==> flow/design.v <==
`timescale 1ns / 1ps
module IR(
	input[15:0] instr, 
	output[7:0] sub_instr,
	output[3:0] DR,
	output[3:0] SA,
	output[3:0] SB
   );
	assign sub_instr = instr[15:8];
	assign DR = instr[11:8];
	assign SA = instr[7:4];
	assign SB = instr[3:0];
endmodule
`timescale 1ns / 1ps
module Mux_8_4(
	input sel,
	input[3:0] D_in0, D_in1,
	output reg[3:0] D_out
	);
	always @ (sel, D_in0, D_in1) begin
		case(sel)
			1'b0:
				D_out <= D_in0;			
			1'b1:
				D_out <= D_in1;			
			default:
				D_out <= D_in0;
		endcase		
	end
endmodule
`timescale 1ns / 1ps
module Mux_32_16(
	input sel,
	input[15:0] D_in0, D_in1,
	output reg[15:0] D_out
	);
	always @ (sel, D_in0, D_in1) begin
		case(sel)
			1'b0:
				D_out <= D_in0;			
			1'b1:
				D_out <= D_in1;			
			default:
				D_out <= D_in0;
		endcase		
	end
endmodule
`timescale 1ns / 1ps
module Mux_48_16(
	input[1:0] sel,
	input[15:0] D_in0, D_in1, D_in2,
	output reg[15:0] D_out
	);
	always @ (sel, D_in0, D_in1, D_in2) begin
		case(sel)
			2'b00:
				D_out <= D_in0;			
			2'b01:
				D_out <= D_in1;			
			2'b10:
				D_out <= D_in2;
			default:
				D_out <= D_in0;
		endcase		
	end
endmodule
`timescale 1ns / 1ps
module ALU(
	input[15:0] A, B,
	input[3:0] sel,
	output reg V, C, N, Z,
	output reg[15:0] res
   );
	always @(*) begin
		C = 0;
		V = 0;
		case(sel)
			4'b0000: begin
				res = A + B;
				if (~(A[15] ^ B[15]) & (res[15] ^ A[15]))
					C = 1;
				else
					C = 0;
			end
			4'b0001: begin
				res = A - B;
				if (~(A[15] ^ B[15]) & (res[15] ^ A[15]))  
					V = 1;  
				else
					V = 0;
			end
			4'b0010:
				res = A & B;
			4'b0011:
				res = A | B;
			4'b0100:
				res = A ^ B;
			4'b0101:
				res = ~A;
			4'b0110:
				res = A << 1;
			4'b0111:
				res = A >> 1;
			default:
				res = A;
		endcase
		if (res == 0)
			Z = 1;
		else
			Z = 0;
		if (res[15] == 1)
			N = 1;
		else
			N = 0;
	end
endmodule
`timescale 1ns / 1ps
module Reg_File( 
    input clk, reset,
    input RW,
    input [3:0] AA, BA, DA,
	 input [15:0] D,
    output [15:0] A,
    output [15:0] B
    );
	integer i;
	reg[15:0] file[15:0];
	always @ (posedge clk) begin
	   if (reset) begin
        for (i = 0; i < 16; i = i + 1)
            file[i] <= 0;
		end
		else begin
			if (RW)
				file[DA] <= D;
			else
				file[DA] <= file[DA];
		end
	end
	assign A = file[AA];
	assign B = file[BA];
endmodule
`timescale 1ns / 1ps
module PC(
	input clk, reset,
	input[1:0] PS,
	input[15:0] bus_A,
	input[5:0] extend,
	output reg[5:0] out
	);
	always @ (posedge clk) begin
		if (reset)
			out = 6'b0;
		else begin
			case(PS)
				2'b00:
					out = out;
				2'b01:
					out = out + 1'b1;
				2'b10:
					out = out + extend;
				2'b11:
					out = bus_A[5:0];
				default:
					out = out;
			endcase
		end
	end
endmodule
`timescale 1ns / 1ps
module Control_Logic(
	input state,
	input[7:0] instr,
	input V, C, N, Z,  
	output reg NS, MW, RW, MD, ROM_enable, ASEL, enable_ram_read,
	output reg[1:0] PS, MB,
	output [3:0] FS
   );
	assign FS = instr[7:4];
	always @ (*) begin
		case (instr[7:4])
			4'b0000: begin
				NS <= 0;
				MW <= 0;
				RW <= 1;
				MD <= 0;
				PS <= 2'b01;
				MB <= 2'b00;
				ROM_enable <= 1;
				ASEL <= 0;
				enable_ram_read <= 0;
			end
			4'b0001: begin
				NS <= 0;
				MW <= 0;
				RW <= 1;
				MD <= 0;
				PS <= 2'b01;
				MB <= 2'b00;
				ROM_enable <= 1;
				ASEL <= 0;
				enable_ram_read <= 0;
			end
			4'b0010: begin
				NS <= 0;
				MW <= 0;
				RW <= 1;
				MD <= 0;
				PS <= 2'b01;
				MB <= 2'b00;
				ROM_enable <= 1;
				ASEL <= 0;
				enable_ram_read <= 0;
			end
			4'b0011: begin
				NS <= 0;
				MW <= 0;
				RW <= 1;
				MD <= 0;
				PS <= 2'b01;
				MB <= 2'b00;
				ROM_enable <= 1;
				ASEL <= 0;
				enable_ram_read <= 0;
			end
			4'b0100: begin
				NS <= 0;
				MW <= 0;
				RW <= 1;
				MD <= 0;
				PS <= 2'b01;
				MB <= 2'b00;
				ROM_enable <= 1;
				ASEL <= 0;
				enable_ram_read <= 0;
			end
			4'b0101: begin
				NS <= 0;
				MW <= 0;
				RW <= 1;
				MD <= 0;
				PS <= 2'b01;
				MB <= 2'b00;
				ROM_enable <= 1;
				ASEL <= 0;
				enable_ram_read <= 0;
			end
			4'b0110: begin
				NS <= 0;
				MW <= 0;
				RW <= 1;
				MD <= 0;
				PS <= 2'b01;
				MB <= 2'b00;
				ROM_enable <= 1;
				ASEL <= 0;
				enable_ram_read <= 0;
			end
			4'b0111: begin
				NS <= 0;
				MW <= 0;
				RW <= 1;
				MD <= 0;
				PS <= 2'b01;
				MB <= 2'b00;
				ROM_enable <= 1;
				ASEL <= 0;
				enable_ram_read <= 0;
			end
			4'b1000: begin
				NS <= 0;
				MW <= 0;
				RW <= 1;
				MD <= 0;
				PS <= 2'b01;
				MB <= 2'b01;
				ROM_enable <= 1;
				ASEL <= 0;
				enable_ram_read <= 0;
			end
			4'b1001: begin
				NS <= 0;
				MW <= 0;
				RW <= 1;
				MD <= 1;
				PS <= 2'b01;
				MB <= 2'b00;
				ROM_enable <= 1;
				ASEL <= 0;
				enable_ram_read <= 0;
			end
			4'b1010: begin
				NS <= 0;
				MW <= 1;
				RW <= 0;
				MD <= 1'b0;
				PS <= 2'b01;
				MB <= 2'b00;
				ROM_enable <= 1;
				ASEL <= 0;
				enable_ram_read <= 0;
			end
			4'b1011: begin
				if (state == 0) begin
					NS <= 1;
					MW <= 0;
					RW <= 0;
					MD <= 1'b0;
					if (Z)
						PS <= 2'b10;
					else
						PS <= 2'b00;
					MB <= 2'b00;
					ROM_enable <= 0;
					ASEL <= 1;
					enable_ram_read <= 0;
				end
				else begin
					NS <= 0;
					MW <= 0;
					RW <= 0;
					MD <= 1'b0;
					PS <= 2'b01;
					MB <= 2'b00;
					ROM_enable <= 1;
					ASEL <= 0;
					enable_ram_read <= 0;
				end
			end
			4'b1100: begin
				if (state == 0) begin
					NS <= 1;
					MW <= 0;
					RW <= 0;
					MD <= 1'b0;
					if (Z)
						PS <= 2'b00;
					else
						PS <= 2'b10;
					MB <= 2'b00;
					ROM_enable <= 0;
					ASEL <= 1;
					enable_ram_read <= 0;
				end
				else begin
					NS <= 0;
					MW <= 0;
					RW <= 0;
					MD <= 1'b0;
					PS <= 2'b01;
					MB <= 2'b00;
					ROM_enable <= 1;
					ASEL <= 0;
					enable_ram_read <= 0;
				end
			end
			4'b1101: begin
				if (state == 0) begin
					NS <= 1;
					MW <= 0;
					RW <= 1;
					MD <= 1'b0;
					PS <= 2'b10;
					MB <= 2'b10;
					ROM_enable <= 0;
					ASEL <= 0;
					enable_ram_read <= 0;
				end
				else begin
					NS <= 0;
					MW <= 0;
					RW <= 0;
					MD <= 1'b0;
					PS <= 2'b01;
					MB <= 2'b00;
					ROM_enable <= 1;
					ASEL <= 0;
					enable_ram_read <= 0;
				end
			end
			4'b1110: begin
				if (state == 0) begin
					NS <= 1;
					MW <= 0;
					RW <= 0;
					MD <= 1'b0;
					PS <= 2'b10;
					MB <= 2'b00;
					ROM_enable <= 0;
					ASEL <= 0;
					enable_ram_read <= 0;
				end
				else begin
					NS <= 0;
					MW <= 0;
					RW <= 0;
					MD <= 1'b0;
					PS <= 2'b01;
					MB <= 2'b00;
					ROM_enable <= 1;
					ASEL <= 0;
					enable_ram_read <= 0;
				end
			end
			4'b1111: begin  
				if (instr[3:0] == 0) begin
					if (state == 0) begin
						NS <= 1;
						MW <= 0;
						RW <= 0;
						MD <= 1'b0;
						PS <= 2'b11;
						MB <= 2'b00;
						ROM_enable <= 0;
						ASEL <= 0;
						enable_ram_read <= 0;
					end
					else begin
						NS <= 0;
						MW <= 0;
						RW <= 0;
						MD <= 1'b0;
						PS <= 2'b01;
						MB <= 2'b00;
						ROM_enable <= 1;
						ASEL <= 0;
						enable_ram_read <= 0;
					end
				end
				else begin
					NS <= 0;
					MW <= 0;
					RW <= 0;
					MD <= 1'b0;
					PS <= 2'b00;
					MB <= 2'b00;
					ROM_enable <= 0;
					ASEL <= 0;
					enable_ram_read <= 1;
				end
			end
			default: begin
				NS <= 0;
				MW <= 0;
				RW <= 0;
				MD <= 0;
				PS <= 2'b00;
				MB <= 2'b00;
				ROM_enable <= 0;
				ASEL <= 0;
				enable_ram_read <= 0;
			end
		endcase
	end
endmodule
`timescale 1ns / 1ps
module Controller(
	input clk, V, C, N , Z, reset,
	input[15:0] bus_A, ROM_data,
	output MD, RW, MW, ROM_enable, ASEL, enable_ram_read,
	output[1:0] MB,
	output[3:0] FS, DR, SA, SB,
	output[5:0] PC,
	output[15:0] imdt
   );
	wire[1:0] PS_wire;
	wire[7:0] sub_instr_wire;
	wire[3:0] SA_wire, SB_wire;
	wire[5:0] SA_SB_wire;
	wire state_reg_wire_in;
	wire state_reg_wire_out;
	assign SA_SB_wire[3:0] = SB_wire;
	assign SA_SB_wire[5:4] = SA_wire[1:0];
	assign imdt[15:8] = 8'b0;
	assign imdt[7:4] = SA_wire;
	assign imdt[3:0] = SB_wire;
	assign SA = SA_wire;
	assign SB = SB_wire;
	PC PC0(.clk (clk), .reset (reset), .PS (PS_wire), .bus_A (bus_A), .extend (SA_SB_wire), .out (PC));
	IR IR0(.instr (ROM_data), .sub_instr (sub_instr_wire), .DR (DR), .SA (SA_wire), .SB (SB_wire));
	Control_Logic Control_Logic0(.state (state_reg_wire_out), .instr (sub_instr_wire), .V (V), .C (C),
	.N (N), .Z (Z), .NS (state_reg_wire_in), .MW (MW), .RW (RW), .MD (MD), .PS (PS_wire), .MB (MB),
	.FS (FS), .ROM_enable (ROM_enable), .ASEL (ASEL), .enable_ram_read (enable_ram_read));
	reg state_reg;
	assign state_reg_wire_out = state_reg;
	always @ (posedge clk) begin
		if (reset)
			state_reg <= 1'b0;
		else
			state_reg <= state_reg_wire_in;
	end
endmodule
`timescale 1ns / 1ps
module Datapath(
	input clk, MD, RW, reset, ASEL,
	input[1:0] MB,
	input[3:0] FS, SA, DR, BA,
	input[5:0] PC,
	input[15:0] imdt, RAM_data_out,
	output V, C, N, Z,
	output[15:0] A_out, B_out
	);
	wire[3:0] AA_wire;
	wire[15:0] bus_A, bus_B, F_out, Mux_D_Mux_B_wire, File_D_in_wire, PC_zeroed;
	assign A_out = bus_A;
	assign B_out = bus_B;
	assign PC_zeroed[15:6] = 10'b0;
	assign PC_zeroed[5:0] = PC;
	ALU ALU0 (.A (bus_A), .B (bus_B), .sel (FS), .V (V), .C (C), .N (N), .Z (Z), .res (F_out));
	Reg_File Reg_File0 (.clk (clk), .reset (reset), .RW (RW), .AA (AA_wire), .BA (BA), .DA (DR), .D (File_D_in_wire), .A (bus_A), .B (bus_B));
	Mux_8_4 Mux_A (.sel (ASEL), .D_in0 (SA), .D_in1 (DR), .D_out (AA_wire));
	Mux_32_16 Mux_D (.sel (MD), .D_in0 (F_out), .D_in1 (RAM_data_out), .D_out (Mux_D_Mux_B_wire));
	Mux_48_16 Mux_B (.sel (MB), .D_in0 (Mux_D_Mux_B_wire), .D_in1 (imdt), .D_in2 (PC_zeroed), .D_out (File_D_in_wire));
endmodule
`timescale 1ns / 1ps
module CPU_16_Bit_RISC(
    input clk, reset,  
	 input[15:0] data_from_rom,  
	 output enable_to_rom, write_enable_to_ram, read_enable_to_ram, enable_ram_read, 
	 output[5:0] address_to_rom, address_to_ram,
	 output[15:0] data_ram_out,
	 input[15:0] data_ram_in,
	 input btn_press	
	 );
	wire V, C, N, Z , MD, RW, MW, ASEL;
	wire[1:0] MB;
	wire[3:0] FS, DR, SA, SB;
	wire[5:0] PC_out;
	wire[15:0] bus_A, ROM_data, imdt;
	Controller Controller0(.clk (clk), .V (V), .C (C), .N (N), .Z (Z), .bus_A (bus_A), 
	.ROM_data (data_from_rom), .MD (MD), .RW (RW), .MW (MW), .MB (MB), .FS (FS), .DR (DR), .SA (SA),
	.SB (SB), .reset (reset), .PC (PC_out), .imdt (imdt), .ROM_enable (enable_to_rom), .ASEL (ASEL), .enable_ram_read(enable_ram_read));
	Datapath Datapath0 (.clk (clk), .reset (reset), .MD (MD), .MB (MB), .RW (RW), .FS (FS), .SA (SA), .DR (DR), .BA (SB), 
	.PC (PC_out), .imdt (imdt), .RAM_data_out (data_ram_in), .V (V), .C (C), .N (N), .Z (Z),
	.A_out (bus_A), .B_out (data_ram_out), .ASEL (ASEL));
	assign write_enable_to_ram = MW;
	assign read_enable_to_ram = ~MW;
	assign address_to_rom = PC_out;
	assign address_to_ram = bus_A[5:0];
endmodule
[From RTL to reports: CPU_16_Bit_RISC]
The steps from the RTL of CPU_16_Bit_RISC to its reports follow in flow order.
Line numbers count from 1 in the design file above.
Cell names lack the library's common part.
Not given: --
Set-up
  top module: CPU_16_Bit_RISC
  clock: clk
  cell library: sky130hd
  timing corner: tt_025C_1v80

[Word-level counts]
Yosys after proc, flatten, opt, wreduce and memory -nomap, before mapping. Memory bits, and registers merged into a memory's read port (data or address), are not among the register bits. Print and check cells are not counted. Equal cells are merged and count once.
Yosys's memory passes give these memory sizes; they may raise the number of words (mostly to a power of two), join words into wider ones and drop unused or constant bits.
Operators by class
  add/sub/neg operators: 4
  equal/unequal tests: 21
  multiplexer cells: 38
  bitwise gates (word level): 8
  reductions and logical operators: 16
Operator list (number)
  16-bit case mux with 8-bit select: 1
  16-bit 2-to-1 mux: 5
  16-bit case mux with 2-bit select: 2
  15-bit OR reduction: 3
  4-bit equality test with constant B: 8
  14-bit OR reduction: 2
  6-bit case mux with 3-bit select: 1
  16-bit adder: 1
  16-bit subtractor: 1
  16-bit bitwise AND: 1
  16-bit OR: 1
  16-bit bitwise XOR: 1
  16-bit NOT: 1
  16-bit logical NOT: 1
  4-bit by 3-bit equality test with 1-bit output with constant B: 4
  2-bit 2-to-1 mux: 8
  11-bit OR reduction: 1
  1-bit 2-to-1 mux: 11
  10-bit OR reduction: 1
  2-bit case mux with 5-bit select: 1
  1-bit case mux with 3-bit select: 3
  4-bit by 2-bit equality test with 1-bit output with constant B: 2
  4-bit logical NOT: 2
  4-bit case mux with 2-bit select: 1
  1-bit case mux with 2-bit select: 4
  2-bit equality test with constant B: 3
  6-bit by 1-bit adder with 6-bit output with constant B: 1
  6-bit adder: 1
Other operator kinds: 11; their cells: 15.
Bit counts
  register bits: 7
  memory bits (writable): 256
  memories kept: 1
Memory list
  Datapath0.Reg_File0.file: depth 16, bits a word 16, line 127  | reg[15:0] file[15:0];

[Logic depth]
Longest topological path by Yosys (ltp), each cell counted once; first at word level (registers and memories cut), then after technology mapping (sequential cells cut; the memories' decode and read muxes count).
Logic depth
  word-level depth: 9
  ABC_AREA: 0
  mapped depth: 38

[Synthesis result]
Source: synth_stat.txt of the flow (Yosys; design flattened, memories mapped). It holds for the ABC_AREA given above (unset counts as 0); a run with the other value may have another netlist.
The area totals of this step are shown rounded.
Synthesis totals
  cell count: 1642
  cell area after synthesis: 0.018 mm²
  sequential area: 0.0078 mm²
  flip-flop cells: 263
  buffers: 131
Cells by type
  edfxtp_1: number 256, total area 7.69E+03 µm²
  mux4_2: number 76, total area 1.71E+03 µm²
  nor2_1: number 311, total area 1167.37 µm²
  mux2i_1: number 71, total area 710.682 µm²
  ha_1: number 54, total area 675.648 µm²
  nand2_1: number 117, total area 439.171 µm²
  clkbuf_1: number 80, total area 300.288 µm²
  a21oi_1: number 44, total area 220.211 µm²
  xnor2_1: number 25, total area 218.96 µm²
  a22oi_1: number 29, total area 217.709 µm²
  o211ai_1: number 29, total area 217.709 µm²
  nand2b_1: number 33, total area 206.448 µm²
  a211o_1: number 22, total area 192.685 µm²
  o31ai_1: number 25, total area 187.68 µm²
  inv_1: number 49, total area 183.926 µm²
  o21ai_0: number 36, total area 180.173 µm²
  o22ai_1: number 26, total area 162.656 µm²
  mux2_2: number 13, total area 146.39 µm²
Not listed: further types 82, cells in them 346.
By module: a second synthesis without flattening, with its own total; a netlist apart from the flattened one above.
Unflattened totals
  cells (unflattened synthesis): 1552
  area total of the unflattened synthesis: 0.018 mm²
Each row is one instance without its submodules.
Modules
  Reg_File: times used 1, cells 859, area 0.013 mm², sequential area 0.0077 mm²
  ALU: times used 1, cells 464, area 0.0032 mm², sequential area 0 mm²
  PC: times used 1, cells 71, area 0.00059 mm², sequential area 0.00012 mm²
  Mux_48_16: times used 1, cells 59, area 0.00042 mm², sequential area 0 mm²
  Mux_32_16: times used 1, cells 18, area 0.00025 mm², sequential area 0 mm²
  Control_Logic: times used 1, cells 36, area 0.00024 mm², sequential area 0 mm²
  Controller: times used 1, cells 19, area 0.00016 mm², sequential area 0.00002 mm²
  IR: times used 1, cells 20, area 0.00015 mm², sequential area 0 mm²
  Mux_8_4: times used 1, cells 4, area 0.000045 mm², sequential area 0 mm²
  CPU_16_Bit_RISC: times used 1, cells 1, area 0.0000038 mm², sequential area 0 mm²
  Datapath: times used 1, cells 1, area 0.0000038 mm², sequential area 0 mm²

[Path before layout]
Source: OpenSTA report_checks on the synthesized netlist (no wires, ideal clock, input and output delay 20% of the period each), path of least setup slack; recovery checks are left aside. Register names are those of the netlist, which keeps one name where synthesis merged equal registers.
Timing path after synthesis
  path type: input to register
  start point: in data_from_rom[0]
  end point: reg Controller0.PC0.out[5]
  period: 10.0 ns
  input delay: 2.000 ns
  library setup time: 0.117 ns
  time at the first pin: 2.000 ns
  data arrival time: 9.390 ns
  setup slack: 0.493 ns
  delay of the path: 7.507 ns
  driving pins on the path: 33
  synthesis period reached: 9.507 ns
"delay of the path" = arrival - input delay + setup time.
"driving pins on the path": output pins that drive a net of the path, with the launching flip-flop's if there is one; two outputs of one cell count as two.
"synthesis period reached" = period - worst setup slack (recovery checks aside). The figure is calculated, with input and output delays left at 20% of the set period.
Between the ends stands the longest chain of elaborated cells between them, by number of cells; it is not shown to be the way that was timed. Of several equally long chains one is given.
Each line given opens the expression or statement behind the cell; cells for indexed reads and writes are added by Yosys, which also makes memories of some case tables.
The chain passes a memory read, where the word-level depth is cut; so it can be longer than that depth.
At most two assigning lines are given for a register; there are more.
On the way, after synthesis
  cells stage by stage: buf_1 > buf_2 > clkbuf_1 > mux4_2 > mux4_2 > inv_1 > nand3_1 > o21ai_0 > xnor2_1 > ha_1 > a21oi_1 > o21ai_0 > or2_2 > o2111ai_1 > a21oi_1 > o21ai_0 > a32oi_1 > a2111oi_2 > nand4b_1 > or4_1 > a22o_1 > and3_1 > ha_1 > a21o_1 > a21oi_1 > o21bai_1 > a21oi_1 > xnor2_1 > and3_1 > nand2_1 > nor4_1 > nor2_1 > a32o_1
  length of the longest elaborated chain: 10
  elaborated cells on any way between the ends: 20
Ends and longest elaborated chain, after synthesis
  from (decl): line 518  | input[15:0] data_from_rom,
  memory 16 x 16 bit: line 127  | reg[15:0] file[15:0];
  16-bit subtractor: line 86  | res = A - B;
  16-bit case mux with 8-bit select: line 77  | case(sel)
  16-bit logical NOT: line 107  | if (res == 0)
  1-bit 2-to-1 mux: line 107
  2-bit 2-to-1 mux: line 336  | if (Z)
  2-bit 2-to-1 mux: line 331  | if (state == 0) begin
  2-bit case mux with 5-bit select: line 181  | case (instr[7:4])
  2-bit equality test: line 155  | case(PS)
  6-bit case mux with 3-bit select: line 155
  to (assign): line 157  | out = out;
  to (assign): line 159  | out = out + 1'b1;
  to (decl): line 149  | output reg[5:0] out
Some nets on the timed path still bear RTL names; the line given drives or declares the net.
Nets with RTL names, path after synthesis
  data_ram_out[4]: line 141  | assign B = file[BA];

[Timing after layout]
From the final timing report of record 1: the path of least setup slack in the routed layout; clock arrival at registers is part of the times.
Timing path post-layout
  path type: input to register
  start point: in data_from_rom[12]
  end point: reg Controller0.PC0.out[5]
  period: 9.85 ns
  input delay: 1.97 ns
  library setup time: 0.11 ns
  time at the first pin: 1.97 ns
  data arrival time: 9.91 ns
  setup slack: 0.41 ns
  driving pins on the path: 39
Between the ends stands the longest chain of elaborated cells between them, by number of cells; it is not shown to be the way that was timed. Of several equally long chains one is given.
The chain passes a memory read, where the word-level depth is cut; so it can be longer than that depth.
At most two assigning lines are given for a register; there are more.
On the way, post-layout
  cells stage by stage: clkdlybuf4s50_1 > buf_4 > nor3b_4 > buf_4 > buf_4 > o211ai_2 > o21ai_4 > buf_6 > buf_12 > mux2i_1 > o22ai_1 > or2_1 > nor2_1 > inv_1 > ha_1 > a21oi_1 > o21ai_0 > or2_2 > [... 3 more ...] > o22ai_1 > o32a_1 > nor3_2 > nand4_2 > or4_4 > a22o_1 > and3_1 > ha_1 > a21o_1 > a21oi_2 > o21bai_1 > a21oi_1 > xnor2_1 > and3_1 > nand2_1 > nor4_1 > nor2_1 > a32o_1
  length of the longest elaborated chain: 15
  elaborated cells on any way between the ends: 43
Ends and longest elaborated chain, post-layout
  from (decl): line 518  | input[15:0] data_from_rom,
  4-bit equality test: line 181  | case (instr[7:4])
  14-bit OR reduction
  1-bit case mux with 2-bit select: line 181
  1-bit NOT: line 21  | case(sel)
  4-bit case mux with 2-bit select: line 21
  memory 16 x 16 bit: line 127  | reg[15:0] file[15:0];
  16-bit subtractor: line 86  | res = A - B;
  16-bit case mux with 8-bit select: line 77  | case(sel)
  16-bit logical NOT: line 107  | if (res == 0)
  1-bit 2-to-1 mux: line 107
  2-bit 2-to-1 mux: line 336  | if (Z)
  2-bit 2-to-1 mux: line 331  | if (state == 0) begin
  2-bit case mux with 5-bit select: line 181
  2-bit equality test: line 155  | case(PS)
  6-bit case mux with 3-bit select: line 155
  to (assign): line 157  | out = out;
  to (assign): line 159  | out = out + 1'b1;
  to (decl): line 149  | output reg[5:0] out

--- measured runs ---
Module CPU_16_Bit_RISC, platform sky130hd: 3 stored runs of the flow (Yosys, OpenROAD) with differing settings, in no particular order. Input and output delays are each 20% of the period that was set; the output load is 0.01 pF.
"achieved clock period" means the clock period less the worst setup slack. The figure is calculated, with input and output delays left at 20% of the set period.
"worst setup path time": the worst setup path's part of the clock period (all of it between registers, 20% less for each end at a port) less its slack. A launch clock that arrives late makes it longer, a capture clock that arrives late makes it shorter.
"power": no workload was simulated; the value follows from the tool's default switching activity.
Values from the reports are rounded here.

Record 1
==> flow/run.sh <==
#!/bin/bash
# the make line also repeats the synthesis and layout settings of config.mk as NAME=value (left out here)
make -C /OpenROAD-flow-scripts/flow DESIGN_CONFIG=/design/flow/config.mk WORK_HOME=/design/flow/orfs CLKGATE_MAP_FILE= finish
==> flow/config.mk <==
export PLATFORM = sky130hd
export DESIGN_NAME = CPU_16_Bit_RISC
export DESIGN_NICKNAME = CPU_16_Bit_RISC
export VERILOG_FILES = /design/flow/design.v
export SDC_FILE = /design/flow/constraint.sdc
export NUM_CORES = 4
export LEC_CHECK = 0
export CAP_MARGIN = 20
export CORE_MARGIN = 2
export CORE_UTILIZATION = 40
export SLEW_MARGIN = 20
==> flow/constraint.sdc <==
create_clock -name core_clock -period 9.85 [get_ports {clk}]
set_input_delay 1.9700 -clock core_clock [delete_from_list [all_inputs] [get_ports {clk}]]
set_output_delay 1.9700 -clock core_clock [all_outputs]
set_load 0.01 [all_outputs]

==> results of record 1 <==
chip area after synthesis (Yosys): 0.018 mm²
die area: 0.046 mm²
standard-cell area of the final layout: 0.022 mm²
utilization: 50 %
worst setup slack after layout: 0.41 ns
total negative slack: 0.000 ns
worst hold slack: 0.59 ns
power: 3500 µW
achieved clock period: 9.443 ns
worst setup path time: 7.47 ns
worst setup path kind: input to register

Record 2
==> flow/run.sh <==
#!/bin/bash
# the make line also repeats the synthesis and layout settings of config.mk as NAME=value (left out here)
make -C /OpenROAD-flow-scripts/flow DESIGN_CONFIG=/design/flow/config.mk WORK_HOME=/design/flow/orfs CLKGATE_MAP_FILE= finish
==> flow/config.mk <==
export PLATFORM = sky130hd
export DESIGN_NAME = CPU_16_Bit_RISC
export DESIGN_NICKNAME = CPU_16_Bit_RISC
export VERILOG_FILES = /design/flow/design.v
export SDC_FILE = /design/flow/constraint.sdc
export NUM_CORES = 4
export LEC_CHECK = 0
export CAP_MARGIN = 40
export CELL_PAD_IN_SITES_DETAIL_PLACEMENT = 1
export CORE_MARGIN = 2
export CORE_UTILIZATION = 58
export GPL_ROUTABILITY_DRIVEN = 0
export PLACE_DENSITY_LB_ADDON = 0.07
export SETUP_SLACK_MARGIN = 0.79
export SLEW_MARGIN = 20
export TNS_END_PERCENT = 5
==> flow/constraint.sdc <==
create_clock -name core_clock -period 8.48 [get_ports {clk}]
set_input_delay 1.6960 -clock core_clock [delete_from_list [all_inputs] [get_ports {clk}]]
set_output_delay 1.6960 -clock core_clock [all_outputs]
set_load 0.01 [all_outputs]

==> results of record 2 <==
did not finish, clock tree synthesis stopped with DPL-0033

Record 3
==> flow/run.sh <==
#!/bin/bash
# the make line also repeats the synthesis and layout settings of config.mk as NAME=value (left out here)
make -C /OpenROAD-flow-scripts/flow DESIGN_CONFIG=/design/flow/config.mk WORK_HOME=/design/flow/orfs CLKGATE_MAP_FILE= finish
==> flow/config.mk <==
export PLATFORM = sky130hd
export DESIGN_NAME = CPU_16_Bit_RISC
export DESIGN_NICKNAME = CPU_16_Bit_RISC
export VERILOG_FILES = /design/flow/design.v
export SDC_FILE = /design/flow/constraint.sdc
export NUM_CORES = 4
export LEC_CHECK = 0
export ABC_AREA = 1
export CAP_MARGIN = 35
export CELL_PAD_IN_SITES_GLOBAL_PLACEMENT = 2
export CORE_MARGIN = 5
export CORE_UTILIZATION = 67
export MIN_ROUTING_LAYER = met2
export SLEW_MARGIN = 35
export TNS_END_PERCENT = 85
==> flow/constraint.sdc <==
create_clock -name core_clock -period 10.0 [get_ports {clk}]
set_input_delay 2.0000 -clock core_clock [delete_from_list [all_inputs] [get_ports {clk}]]
set_output_delay 2.0000 -clock core_clock [all_outputs]
set_load 0.01 [all_outputs]

==> results of record 3 <==
did not finish, placement stopped with GPL-0301
--- end ---
